==> flow/design.v <==
module values (
    input logic       clk,
    input logic       rst_n,       
    input logic       newframe,   
    input logic [5:0] pixel,       
    input logic [63:0] seed,       
    output logic [7:0] read_data,
    output logic [63:0] debug_grid  
);
    logic [63:0] current_state;
    logic [63:0] next_state;
    logic [31:0] frame_counter;    
    logic update_frame;            
    always_ff @(posedge clk) begin
        if (!rst_n) begin
            current_state <= seed;   
        end else if (newframe) begin
            current_state <= next_state;
        end
    end
    assign debug_grid = current_state;
always_comb begin 
    integer x_offset, y_offset;
    logic [5:0] neighbor_count[64];
    next_state = 64'b0;
    if (newframe) begin
        int neighbor_counter;
        logic [2:0] row;
        logic [2:0] col;
        logic is_alive;
        logic becomes_alive;
        for (int i = 0; i < 64; i++) begin
            neighbor_counter = 0;
            row = i / 8;  
            col = i % 8;   
            for (x_offset = -1; x_offset <= 1; x_offset = x_offset + 1) begin
                for (y_offset = -1; y_offset <= 1; y_offset = y_offset + 1) begin
                    if (!(x_offset == 0 && y_offset == 0)) begin
                        logic [5:0] neighbor_index;
                        logic [2:0] new_row, new_col;
                        if ((row + x_offset >= 0) && (row + x_offset < 8) &&
                            (col + y_offset >= 0) && (col + y_offset < 8)) begin
                            new_row = row + x_offset;
                            new_col = col + y_offset;
                            neighbor_index = new_row * 8 + new_col;
                            if (current_state[neighbor_index]) begin
                                neighbor_counter = neighbor_counter + 1;
                            end
                        end
                        else begin
                            neighbor_index =0;
                            new_row = 0;
                            new_col = 0;
                        end
                    end
                end
            end
            is_alive = current_state[i];
            becomes_alive = (is_alive && (neighbor_counter == 2 || neighbor_counter == 3)) ||
                (!is_alive && (neighbor_counter == 3));
            next_state[i] = becomes_alive;
        end
    end
    else begin
        next_state = current_state;  
        x_offset = 0;
        y_offset = 0;
    end
end
always_comb begin
    if (current_state[pixel]) begin
        read_data = 8'hFF;  
    end else begin
        read_data = 8'h00;  
    end
end
endmodule
module ws2812b(
    input logic clk, 
    input logic rst_n,
    input logic serial_in, 
    input logic transmit, 
    output logic ws2812b_out, 
    output logic shift
);
    localparam IDLE = 1'b0;  
    localparam TRANSMITTING = 1'b1;
    localparam T0_CYCLE_COUNT = 4'd5;
    localparam T1_CYCLE_COUNT = 4'd10;
    localparam MAX_CYCLE_COUNT = 4'd15;
    logic state;
    logic [3:0] cycle_count;
    logic bit_being_sent;
    always_ff @(posedge clk) begin
        if (!rst_n) begin
            state <= IDLE;
            cycle_count <= 4'd0;
            bit_being_sent <= 1'b0;
        end else
        unique case (state)
            IDLE:
                if (transmit == 1'b1) begin
                    state <= TRANSMITTING;  
                    cycle_count <= 4'd0;  
                    bit_being_sent <= serial_in;
                end
            TRANSMITTING:  
                if (transmit == 1'b0) begin
                    state <= IDLE;  
                end
                else if (cycle_count == MAX_CYCLE_COUNT - 1) begin  
                    cycle_count <= 4'd0;
                    bit_being_sent <= serial_in;
                end
                else begin
                    cycle_count <= cycle_count + 1;
                end
        endcase
    end
    always_comb begin
        if (state == TRANSMITTING)
            if (bit_being_sent == 1'b0)  
                ws2812b_out = (cycle_count < T0_CYCLE_COUNT);  
            else
                ws2812b_out = (cycle_count < T1_CYCLE_COUNT);  
        else
            ws2812b_out = 1'b0;  
    end
    assign shift = (state == TRANSMITTING) && (cycle_count == 4'd0);  
endmodule
module controller (
    input logic clk, 
    input logic rst_n,
    output logic load_sreg, 
    output logic transmit_pixel, 
    output logic [5:0] pixel, 
    output logic newframe
);
    localparam TRANSMIT_FRAME       = 1'b0;
    localparam IDLE                 = 1'b1;
    localparam [2:0] READ_CH_VALS   = 3'b001;
    localparam [2:0] LOAD_SREG      = 3'b010;
    localparam [2:0] TRANSMIT_PIXEL = 3'b100;
    localparam [8:0] TRANSMIT_CYCLES    = 9'd360;        
    localparam [19:0] IDLE_CYCLES       = 20'd3600;      
    logic state;
    logic next_state;
    logic [2:0] transmit_phase;
    logic [2:0] next_transmit_phase;
    logic [5:0] pixel_counter;
    logic [5:0] frame_counter;  
    logic [8:0] transmit_counter;
    logic [19:0] idle_counter;
    logic transmit_pixel_done;
    logic idle_done;
    assign transmit_pixel_done = (transmit_counter == TRANSMIT_CYCLES - 1);
    assign idle_done = (idle_counter == IDLE_CYCLES - 1);
    always_ff @(posedge clk) begin
        if (!rst_n) begin
            state <= TRANSMIT_FRAME;
            transmit_phase <= READ_CH_VALS;
        end else begin
            state <= next_state;
            transmit_phase <= next_transmit_phase;
        end
    end
    always_comb begin
        next_state = 1'bx;
        unique case (state)
            TRANSMIT_FRAME:
                if ((pixel_counter == 6'd0) && (transmit_pixel_done))
                    next_state = IDLE;
                else
                    next_state = TRANSMIT_FRAME;
            IDLE:
                if (idle_done)
                    next_state = TRANSMIT_FRAME;
                else
                    next_state = IDLE;
        endcase
    end
    always_comb begin
        next_transmit_phase = READ_CH_VALS;
        if (state == TRANSMIT_FRAME) begin
            case (transmit_phase)
                READ_CH_VALS:
                    next_transmit_phase = LOAD_SREG;
                LOAD_SREG:
                    next_transmit_phase = TRANSMIT_PIXEL;
                TRANSMIT_PIXEL:
                    next_transmit_phase = transmit_pixel_done ? READ_CH_VALS : TRANSMIT_PIXEL;
            endcase
        end
    end
    always_ff @(posedge clk) begin
        if (!rst_n) begin
            pixel_counter <= 6'd63;
        end else if ((state == TRANSMIT_FRAME) && transmit_pixel_done) begin
            pixel_counter <= pixel_counter - 1;
        end
    end
    always_ff @(posedge clk) begin
        if (!rst_n) begin
            newframe <= 1'b0;
            frame_counter <= 6'd0;
        end else if (idle_done) begin
            if (frame_counter == 6'd1) begin
                newframe <= 1'b1;
                frame_counter <= 6'd0;
            end else begin
                newframe <= 1'b0;
                frame_counter <= frame_counter + 6'd1;
            end
        end else begin
            newframe <= 1'b0;
        end
    end
    always_ff @(posedge clk) begin
        if (!rst_n) begin
            transmit_counter <= 9'd0;
        end else if (transmit_phase == TRANSMIT_PIXEL) begin
            transmit_counter <= transmit_counter + 1;
        end
        else begin
            transmit_counter <= 9'd0;
        end
    end
    always_ff @(posedge clk) begin
        if (!rst_n) begin
            idle_counter <= 20'd0;
        end else if (state == IDLE) begin
            idle_counter <= idle_counter + 1;
        end
        else begin
            idle_counter <= 20'd0;
        end
    end
    assign pixel = pixel_counter;
    assign load_sreg = (transmit_phase == LOAD_SREG);
    assign transmit_pixel = (transmit_phase == TRANSMIT_PIXEL);
endmodule
module top(
    input logic     clk, 
    input logic     SW, 
    input logic     BOOT, 
    input logic [63:0] seed,
    output logic    _48b, 
    output logic    _45a
);
    logic [7:0] read_data;
    logic [5:0] pixel;
    logic newframe; 
    logic [23:0] shift_reg;  
    logic load_sreg;
    logic transmit_pixel;
    logic shift; 
    logic ws2812b_out;
    logic [63:0] pixel_control;
    logic [63:0] next_pixel_control;  
    logic [5:0] pixel_index;  
    logic [1:0] flipper;  
    values u1 (
        .clk         (clk), 
        .rst_n       (SW),  
        .newframe    (newframe), 
        .pixel        (pixel),
        .seed        (seed),
        .read_data     (read_data),
        .debug_grid  ()
    );
    ws2812b u4 (  
        .clk            (clk), 
        .rst_n          (SW),
        .serial_in      (shift_reg[23]),  
        .transmit       (transmit_pixel),  
        .ws2812b_out    (ws2812b_out), 
        .shift          (shift)
    );
    controller u5 (
        .clk            (clk), 
        .rst_n          (SW),
        .load_sreg      (load_sreg), 
        .transmit_pixel (transmit_pixel), 
        .pixel          (pixel),  
        .newframe          (newframe)  
    );
    always_ff @(posedge clk) begin
        if (!SW) begin
            flipper = 2'b00;
            shift_reg <= 24'd0;
        end else begin
        if(newframe) begin
            flipper = flipper + 1;
            if (flipper == 2'b11) begin
                flipper = 2'b00;
            end
        end
        if (load_sreg) begin  
            unique case (flipper)
                2'b00:
                    shift_reg <= { read_data, 16'd0 };
                2'b01:
                    shift_reg <= { 8'd0, read_data, 8'd0 };
                2'b10:
                    shift_reg <= { 16'd0, read_data };
                2'b11:  
                    shift_reg <= { 16'd0, read_data };
            endcase
        end
        else if (shift) begin
            shift_reg <= { shift_reg[22:0], 1'b0 }; 
        end
        end
    end
    assign _48b = ws2812b_out;  
    assign _45a = ~ws2812b_out;  
endmodule
Ticket comment

# Tool chain data of top

Each step is given for the RTL above and for the edited RTL.
"before" refers to lines of the RTL above, "after" to lines of the edited file.
"difference" is "after" less "before", of the values as shown; "rel. change" is that difference over "before", in percent.
Operators carry their Yosys type and port widths (W data, S select, Z words).
Cell names lack the library's common part.
A cell with -- has no value.

Design top: top
Clock input: clk
Standard-cell library: sky130hd
Timing corner: tt_025C_1v80

# Diff

Unified diff, file above to edited file.
The edit is scripted: it alters the design's behaviour and was not made to optimise anything.

```diff
@@ -196,5 +196,5 @@
         if (!rst_n) begin
             pixel_counter <= 6'd63;
-        end else if ((state == TRANSMIT_FRAME) && transmit_pixel_done) begin
+        end else begin
             pixel_counter <= pixel_counter - 1;
         end
```

# Elaborated design

Yosys after proc, flatten, opt, wreduce and memory -nomap, before mapping. Memory bits, and registers merged into a memory's read port (data or address), are not among the register bits. Print and check cells are not counted. Equal cells are merged and count once.

Word-level totals:

| what                            | before | after | difference | rel. change (%) |
| register bits after elaboration | 142    | 142   | 0          | 0.00 |
| input bits                      | 67     | 67    | 0          | 0.00 |
| word-level cells                | 1732   | 1731  | -1         | -0.06 |
| output and inout port bits      | 2      | 2     | 0          | 0.00 |

Operators by class:

| what                          | before | after | difference | rel. change (%) |
| equality and inequality tests | 143    | 143   | 0          | 0.00 |
| bitwise operators             | 4      | 4     | 0          | 0.00 |
| shift-type cells              | 1      | 1     | 0          | 0.00 |
| reduce/logical cells          | 334    | 333   | -1         | -0.30 |
| order comparisons             | 2      | 2     | 0          | 0.00 |
| $add $sub $neg                | 365    | 365   | 0          | 0.00 |
| muxes and demuxes             | 870    | 870   | 0          | 0.00 |

Operator list:

| kind                    | before | after | difference | rel. change (%) |
| $logic_and A1 B1 Y1     | 131    | 130   | -1         | -0.76 |
| $mux W32                | 794    | 794   | 0          | 0.00 |
| $add A32 B2 Y32 const B | 359    | 359   | 0          | 0.00 |
| $eq A32 B3 Y1 const B   | 128    | 128   | 0          | 0.00 |
| $logic_or A1 B1 Y1      | 128    | 128   | 0          | 0.00 |
| $logic_not A1 Y1        | 64     | 64    | 0          | 0.00 |
| $mux W1                 | 58     | 58    | 0          | 0.00 |
| $not A1 Y1              | 4      | 4     | 0          | 0.00 |
| $reduce_and A2 Y1       | 4      | 4     | 0          | 0.00 |
| $eq A2 B2 Y1 const B    | 3      | 3     | 0          | 0.00 |
| $mux W2                 | 3      | 3     | 0          | 0.00 |
| $mux W4                 | 3      | 3     | 0          | 0.00 |
| $ne A2 B1 Y1 const B    | 3      | 3     | 0          | 0.00 |
| $mux W24                | 2      | 2     | 0          | 0.00 |
| $mux W64                | 2      | 2     | 0          | 0.00 |
| $pmux W1 S2             | 2      | 2     | 0          | 0.00 |
| $reduce_or A2 Y1        | 2      | 2     | 0          | 0.00 |
| $add A2 B1 Y2 const B   | 1      | 1     | 0          | 0.00 |
| $add A20 B1 Y20 const B | 1      | 1     | 0          | 0.00 |
| $add A4 B1 Y4 const B   | 1      | 1     | 0          | 0.00 |
| $add A6 B1 Y6 const B   | 1      | 1     | 0          | 0.00 |
| $add A9 B1 Y9 const B   | 1      | 1     | 0          | 0.00 |
| $eq A2 B1 Y1 const B    | 1      | 1     | 0          | 0.00 |
| $eq A20 B12 Y1 const B  | 1      | 1     | 0          | 0.00 |
| $eq A3 B1 Y1 const B    | 1      | 1     | 0          | 0.00 |
| $eq A3 B2 Y1 const B    | 1      | 1     | 0          | 0.00 |
| $eq A3 B3 Y1 const B    | 1      | 1     | 0          | 0.00 |
| $eq A4 B4 Y1 const B    | 1      | 1     | 0          | 0.00 |

The list need not be complete.

# Longest topological paths

Depth = most cells in a row (Yosys ltp): at word level without a register or memory, in the mapped netlist without a sequential cell, where the memories' decode and read muxes count.

Logic depth:

| what                         | before | after | difference | rel. change (%) |
| word-level depth             | 29     | 29    | 0          | 0.00 |
| ABC_AREA                     | 0      | 0     | --         | -- |
| depth in mapped cells        | 24     | 27    | +3         | +12.50 |
| mapped depth without buffers | 23     | 24    | +1         | +4.35 |

# After synthesis

The flow's flattened synthesis, as Yosys stat reports it; memories are mapped. The netlist is that of the ABC_AREA named above (0 if unset); the other value can give another one.

Cell types:

| cell type | before | after | difference | rel. change (%) |
| o21ai_0   | 160    | 102   | -58        | -36.25 |
| nor2_1    | 215    | 250   | +35        | +16.28 |
| a21oi_1   | 154    | 124   | -30        | -19.48 |
| mux2i_1   | 62     | 34    | -28        | -45.16 |
| o31a_1    | 3      | 31    | +28        | +933.33 |
| xnor2_2   | 41     | 14    | -27        | -65.85 |
| nand2b_1  | 36     | 62    | +26        | +72.22 |
| mux2_2    | 67     | 43    | -24        | -35.82 |
| nor2b_1   | 30     | 51    | +21        | +70.00 |
| xor3_1    | 6      | 27    | +21        | +350.00 |
| inv_1     | 177    | 157   | -20        | -11.30 |
| buf_4     | 21     | 2     | -19        | -90.48 |
| buf_1     | 25     | 43    | +18        | +72.00 |
| xnor3_1   | 18     | 36    | +18        | +100.00 |
| nand2_1   | 408    | 391   | -17        | -4.17 |
| a31oi_1   | 80     | 63    | -17        | -21.25 |
| and2_1    | 38     | 53    | +15        | +39.47 |
| o2111ai_1 | 7      | 22    | +15        | +214.29 |

The list need not be complete.

Mapped netlist:

| what                     | before  | after   | difference | rel. change (%) |
| chip area (Yosys) (um^2) | 26464.1 | 26919.6 | +455.5     | +1.72 |
| sequential area (um^2)   | 3483.3  | 3483.3  | 0.0        | 0.00 |
| mapped flip-flops        | 142     | 142     | 0          | 0.00 |
| cell count               | 3347    | 3374    | +27        | +0.81 |
| buffers                  | 180     | 190     | +10        | +5.56 |

The figures by module come from a second, unflattened synthesis with its own total; it is not the netlist above.

Second synthesis, totals:

| what                                | before  | after   | difference | rel. change (%) |
| cells (unflattened synthesis)       | 3331    | 3321    | -10        | -0.30 |
| area (unflattened synthesis) (um^2) | 26753.2 | 26720.6 | -32.6      | -0.12 |

Each row is one instance without its submodules.

Modules, before:

| module     | sequential area (um^2) | times used | cells | area (um^2) |
| values     | 1921.8                 | 1          | 2950  | 23232.3 |
| controller | 920.9                  | 1          | 236   | 2087.0 |
| top        | 520.5                  | 1          | 105   | 1084.8 |
| ws2812b    | 120.1                  | 1          | 40    | 349.1 |

Modules, after:

| module     | sequential area (um^2) | times used | cells | area (um^2) |
| values     | 1921.8                 | 1          | 2944  | 23233.5 |
| controller | 920.9                  | 1          | 232   | 2053.2 |
| top        | 520.5                  | 1          | 105   | 1084.8 |
| ws2812b    | 120.1                  | 1          | 40    | 349.1 |

# Worst setup path after synthesis

Path of least setup slack by OpenSTA after synthesis, without wires, with an ideal clock, recovery checks aside; 20% of the period is set as input and as output delay. Where synthesis merged equal registers, the netlist keeps one of their names.

Timing path post-synthesis:

| what                                | before                        | after                         | difference | rel. change (%) |
| path kind                           | reg-to-reg                    | reg-to-reg                    | --         | -- |
| from                                | register u1.current_state[41] | register u1.current_state[37] | --         | -- |
| to                                  | register u1.current_state[49] | register u1.current_state[45] | --         | -- |
| launch time at the first pin (ns)   | 0.000                         | 0.000                         | 0.000      | -- |
| path delay (ns)                     | 4.819                         | 5.355                         | +0.536     | +11.12 |
| library setup time (ns)             | 0.149                         | 0.176                         | +0.027     | -- |
| arrival time (ns)                   | 4.670                         | 5.179                         | +0.509     | +10.90 |
| buffers on the path                 | 2                             | 3                             | +1         | +50.00 |
| clock period (ns)                   | 10.0                          | 10.0                          | 0.0        | 0.00 |
| stages                              | 24                            | 28                            | +4         | +16.67 |
| required time (ns)                  | 9.851                         | 9.824                         | -0.027     | -0.27 |
| setup slack (ns)                    | 5.181                         | 4.645                         | -0.536     | -- |
| period reached after synthesis (ns) | 4.819                         | 5.355                         | +0.536     | +11.12 |

"path delay" = arrival - input delay + setup time.
"stages": output pins that drive a net of the path, with the launching flip-flop's if there is one; two outputs of one cell count as two.
"period reached after synthesis" = period - worst setup slack (recovery checks aside). The figure is calculated, with input and output delays left at 20% of the set period.
Between the ends stands the longest chain of elaborated cells between them, by number of cells; it is not shown to be the way that was timed. Of several equally long chains one is given.
Each line given opens the expression or statement behind the cell; cells for indexed reads and writes are added by Yosys, which also makes memories of some case tables.

On the way, post-synthesis, before:
Path through: edfxtp_1 clkbuf_1 inv_1 ha_1 buf_4 xor2_4 ha_1 nand2_1 o31ai_1 ha_1 nand2b_1 nand2_1 inv_1 ha_1 a22o_1 ha_1 mux2i_1 inv_1 ha_1 nand2_1 a221o_1 o31a_1 a2111oi_2 a2bb2oi_1
Length of the longest elaborated chain: 26
Elaborated cells between the ends (all ways): 28
Classes of those cells: add/sub: 6; eq/ne: 2; mux: 16; reduce/logical: 4

Ends and longest elaborated chain, post-synthesis, before:

| what                | line | text |
| start, declared     | 10   | `logic [63:0] current_state;` |
| start, assigned     | 16   | `current_state <= seed;` |
| start, assigned     | 18   | `current_state <= next_state;` |
| $mux W32            | 46   | `if (current_state[neighbor_index]) begin` |
| $mux W32            | 26   | `if (newframe) begin` |
| $add A32 B2 Y32     | 47   | `neighbor_counter = neighbor_counter + 1;` |
| $mux W32            | 46   |  |
| $mux W32            | 26   |  |
| $add A32 B2 Y32     | 47   |  |
| $mux W32            | 46   |  |
| [... 12 more ...]   | --   |  |
| $mux W32            | 26   |  |
| $eq A32 B3 Y1       | 59   | `becomes_alive = (is_alive && (neighbor_counter == 2 \|\| neighbor_counter == 3)) \|\|` |
| $logic_or A1 B1 Y1  | 59   |  |
| $logic_and A1 B1 Y1 | 59   |  |
| $logic_or A1 B1 Y1  | 59   |  |
| $mux W64            | 17   | `end else if (newframe) begin` |
| $mux W64            | 15   | `if (!rst_n) begin` |
| end, assigned       | 16   |  |
| end, assigned       | 18   |  |
| end, declared       | 10   |  |

On the way, post-synthesis, after:
Path through: edfxtp_1 buf_2 buf_2 buf_2 clkinv_1 ha_1 xnor2_4 inv_1 ha_1 nor2b_1 a31oi_1 ha_1 nand2_1 inv_1 or2_2 ha_1 nand2b_1 o31ai_1 inv_1 ha_1 nand2_1 a21boi_0 inv_1 ha_1 nand2b_1 o311ai_0 a221o_1 o32ai_1
Length of the longest elaborated chain: 26
Elaborated cells between the ends (all ways): 28
Classes of those cells: add/sub: 6; eq/ne: 2; mux: 16; reduce/logical: 4

Ends and longest elaborated chain, post-synthesis, after:

| what                | line | text |
| start, declared     | 10   | `logic [63:0] current_state;` |
| start, assigned     | 16   | `current_state <= seed;` |
| start, assigned     | 18   | `current_state <= next_state;` |
| $mux W32            | 46   | `if (current_state[neighbor_index]) begin` |
| $mux W32            | 26   | `if (newframe) begin` |
| $add A32 B2 Y32     | 47   | `neighbor_counter = neighbor_counter + 1;` |
| $mux W32            | 46   |  |
| $mux W32            | 26   |  |
| $add A32 B2 Y32     | 47   |  |
| $mux W32            | 46   |  |
| [... 12 more ...]   | --   |  |
| $mux W32            | 26   |  |
| $eq A32 B3 Y1       | 59   | `becomes_alive = (is_alive && (neighbor_counter == 2 \|\| neighbor_counter == 3)) \|\|` |
| $logic_or A1 B1 Y1  | 59   |  |
| $logic_and A1 B1 Y1 | 59   |  |
| $logic_or A1 B1 Y1  | 59   |  |
| $mux W64            | 17   | `end else if (newframe) begin` |
| $mux W64            | 15   | `if (!rst_n) begin` |
| end, assigned       | 16   |  |
| end, assigned       | 18   |  |
| end, declared       | 10   |  |

# Worst path after layout

Path of least setup slack in the final report of the runs of pair A (OpenROAD, finished layout, wires in). Where an end is a register, its clock arrival counts in the times.

Timing path post-layout:

| what                              | before                        | after                         | difference | rel. change (%) |
| path kind                         | reg-to-reg                    | reg-to-reg                    | --         | -- |
| from                              | register u1.current_state[11] | register u1.current_state[13] | --         | -- |
| to                                | register u1.current_state[19] | register u1.current_state[21] | --         | -- |
| clock period (ns)                 | 5.96                          | 5.96                          | 0.00       | 0.00 |
| setup slack (ns)                  | 0.85                          | 0.62                          | -0.23      | -- |
| buffers on the path               | 0                             | 0                             | 0          | -- |
| stages                            | 23                            | 22                            | -1         | -4.35 |
| launch time at the first pin (ns) | 0.51                          | 0.50                          | -0.01      | -1.96 |
| arrival time (ns)                 | 5.45                          | 5.58                          | +0.13      | +2.39 |
| required time (ns)                | 6.30                          | 6.20                          | -0.10      | -1.59 |
| library setup time (ns)           | 0.17                          | 0.25                          | +0.08      | -- |

Between the ends stands the longest chain of elaborated cells between them, by number of cells; it is not shown to be the way that was timed. Of several equally long chains one is given.

On the way, post-layout, before:
Path through: edfxtp_1 inv_1 ha_1 xor2_1 ha_1 nand2_1 nand2_1 ha_1 o21ai_0 inv_1 ha_1 nand2_1 o21ai_0 ha_1 mux2_2 ha_1 nand2_1 xnor2_1 xnor2_1 xnor2_1 nor3_1 o21ai_0 o32ai_1
Length of the longest elaborated chain: 26
Elaborated cells between the ends (all ways): 28
Classes of those cells: add/sub: 6; eq/ne: 2; mux: 16; reduce/logical: 4

Ends and longest elaborated chain, post-layout, before:

| what                | line | text |
| start, declared     | 10   | `logic [63:0] current_state;` |
| start, assigned     | 16   | `current_state <= seed;` |
| start, assigned     | 18   | `current_state <= next_state;` |
| $mux W32            | 46   | `if (current_state[neighbor_index]) begin` |
| $mux W32            | 26   | `if (newframe) begin` |
| $add A32 B2 Y32     | 47   | `neighbor_counter = neighbor_counter + 1;` |
| $mux W32            | 46   |  |
| $mux W32            | 26   |  |
| $add A32 B2 Y32     | 47   |  |
| $mux W32            | 46   |  |
| [... 12 more ...]   | --   |  |
| $mux W32            | 26   |  |
| $eq A32 B3 Y1       | 59   | `becomes_alive = (is_alive && (neighbor_counter == 2 \|\| neighbor_counter == 3)) \|\|` |
| $logic_or A1 B1 Y1  | 59   |  |
| $logic_and A1 B1 Y1 | 59   |  |
| $logic_or A1 B1 Y1  | 59   |  |
| $mux W64            | 17   | `end else if (newframe) begin` |
| $mux W64            | 15   | `if (!rst_n) begin` |
| end, assigned       | 16   |  |
| end, assigned       | 18   |  |
| end, declared       | 10   |  |

On the way, post-layout, after:
Path through: edfxtp_1 clkinv_1 ha_1 xor2_2 ha_1 nand2b_1 o31ai_1 inv_1 ha_1 nand2_1 nand2_1 ha_1 nor2_1 a31oi_1 ha_1 mux2_2 ha_1 nand2_1 nor2_1 a211oi_1 nor3_1 a32o_1
Length of the longest elaborated chain: 26
Elaborated cells between the ends (all ways): 28
Classes of those cells: add/sub: 6; eq/ne: 2; mux: 16; reduce/logical: 4

Ends and longest elaborated chain, post-layout, after:

| what                | line | text |
| start, declared     | 10   | `logic [63:0] current_state;` |
| start, assigned     | 16   | `current_state <= seed;` |
| start, assigned     | 18   | `current_state <= next_state;` |
| $mux W32            | 46   | `if (current_state[neighbor_index]) begin` |
| $mux W32            | 26   | `if (newframe) begin` |
| $add A32 B2 Y32     | 47   | `neighbor_counter = neighbor_counter + 1;` |
| $mux W32            | 46   |  |
| $mux W32            | 26   |  |
| $add A32 B2 Y32     | 47   |  |
| $mux W32            | 46   |  |
| [... 12 more ...]   | --   |  |
| $mux W32            | 26   |  |
| $eq A32 B3 Y1       | 59   | `becomes_alive = (is_alive && (neighbor_counter == 2 \|\| neighbor_counter == 3)) \|\|` |
| $logic_or A1 B1 Y1  | 59   |  |
| $logic_and A1 B1 Y1 | 59   |  |
| $logic_or A1 B1 Y1  | 59   |  |
| $mux W64            | 17   | `end else if (newframe) begin` |
| $mux W64            | 15   | `if (!rst_n) begin` |
| end, assigned       | 16   |  |
| end, assigned       | 18   |  |
| end, declared       | 10   |  |

# Flow runs

Both versions went through the flow (Yosys, OpenROAD) with the same settings in each pair. Constraints: input delay and output delay 20% of the set period each, output load 0.01 pF.

Settings, pair A:
CORE_UTILIZATION: 40
period_ns: 5.96
CAP_MARGIN: 20
CORE_MARGIN: 2
SLEW_MARGIN: 20

Final reports, pair A:

| what                                   | before  | after   | difference | rel. change (%) |
| netlist area reported by Yosys (um^2)  | 26464.1 | 26919.6 | +455.5     | +1.72 |
| achieved clock period (ns)             | 5.114   | 5.344   | +0.230     | +4.50 |
| utilization in the final report        | 0.433   | 0.433   | 0.000      | -- |
| worst setup slack after layout (ns)    | 0.846   | 0.616   | -0.230     | -- |
| post-route setup TNS (ns)              | 0.000   | 0.000   | 0.000      | -- |
| full die area (um^2)                   | 68233.3 | 69390.1 | +1156.8    | +1.70 |
| smallest hold slack (ns)               | 0.414   | 0.449   | +0.035     | -- |
| standard-cell area after layout (um^2) | 28423.5 | 29002.8 | +579.3     | +2.04 |

Settings, pair B:
ABC_AREA: 1
CELL_PAD_IN_SITES_DETAIL_PLACEMENT: 0
CORE_UTILIZATION: 57
MIN_ROUTING_LAYER: met1
SETUP_SLACK_MARGIN: 1.62
TNS_END_PERCENT: 30
period_ns: 7.19
CAP_MARGIN: 20
CORE_MARGIN: 2
SLEW_MARGIN: 20

Final reports, pair B:

| what                                   | before  | after   | difference | rel. change (%) |
| netlist area reported by Yosys (um^2)  | 29380.7 | 29200.5 | -180.2     | -0.61 |
| achieved clock period (ns)             | 5.241   | 5.189   | -0.052     | -0.99 |
| utilization in the final report        | 0.602   | 0.606   | +0.004     | -- |
| worst setup slack after layout (ns)    | 1.949   | 2.001   | +0.052     | -- |
| post-route setup TNS (ns)              | 0.000   | 0.000   | 0.000      | -- |
| full die area (um^2)                   | 53377.2 | 53056.5 | -320.7     | -0.60 |
| smallest hold slack (ns)               | 0.410   | 0.415   | +0.005     | -- |
| standard-cell area after layout (um^2) | 30757.0 | 30551.8 | -205.2     | -0.67 |

"achieved clock period" = clock period - worst setup slack. The figure is calculated, with input and output delays left at 20% of the set period.
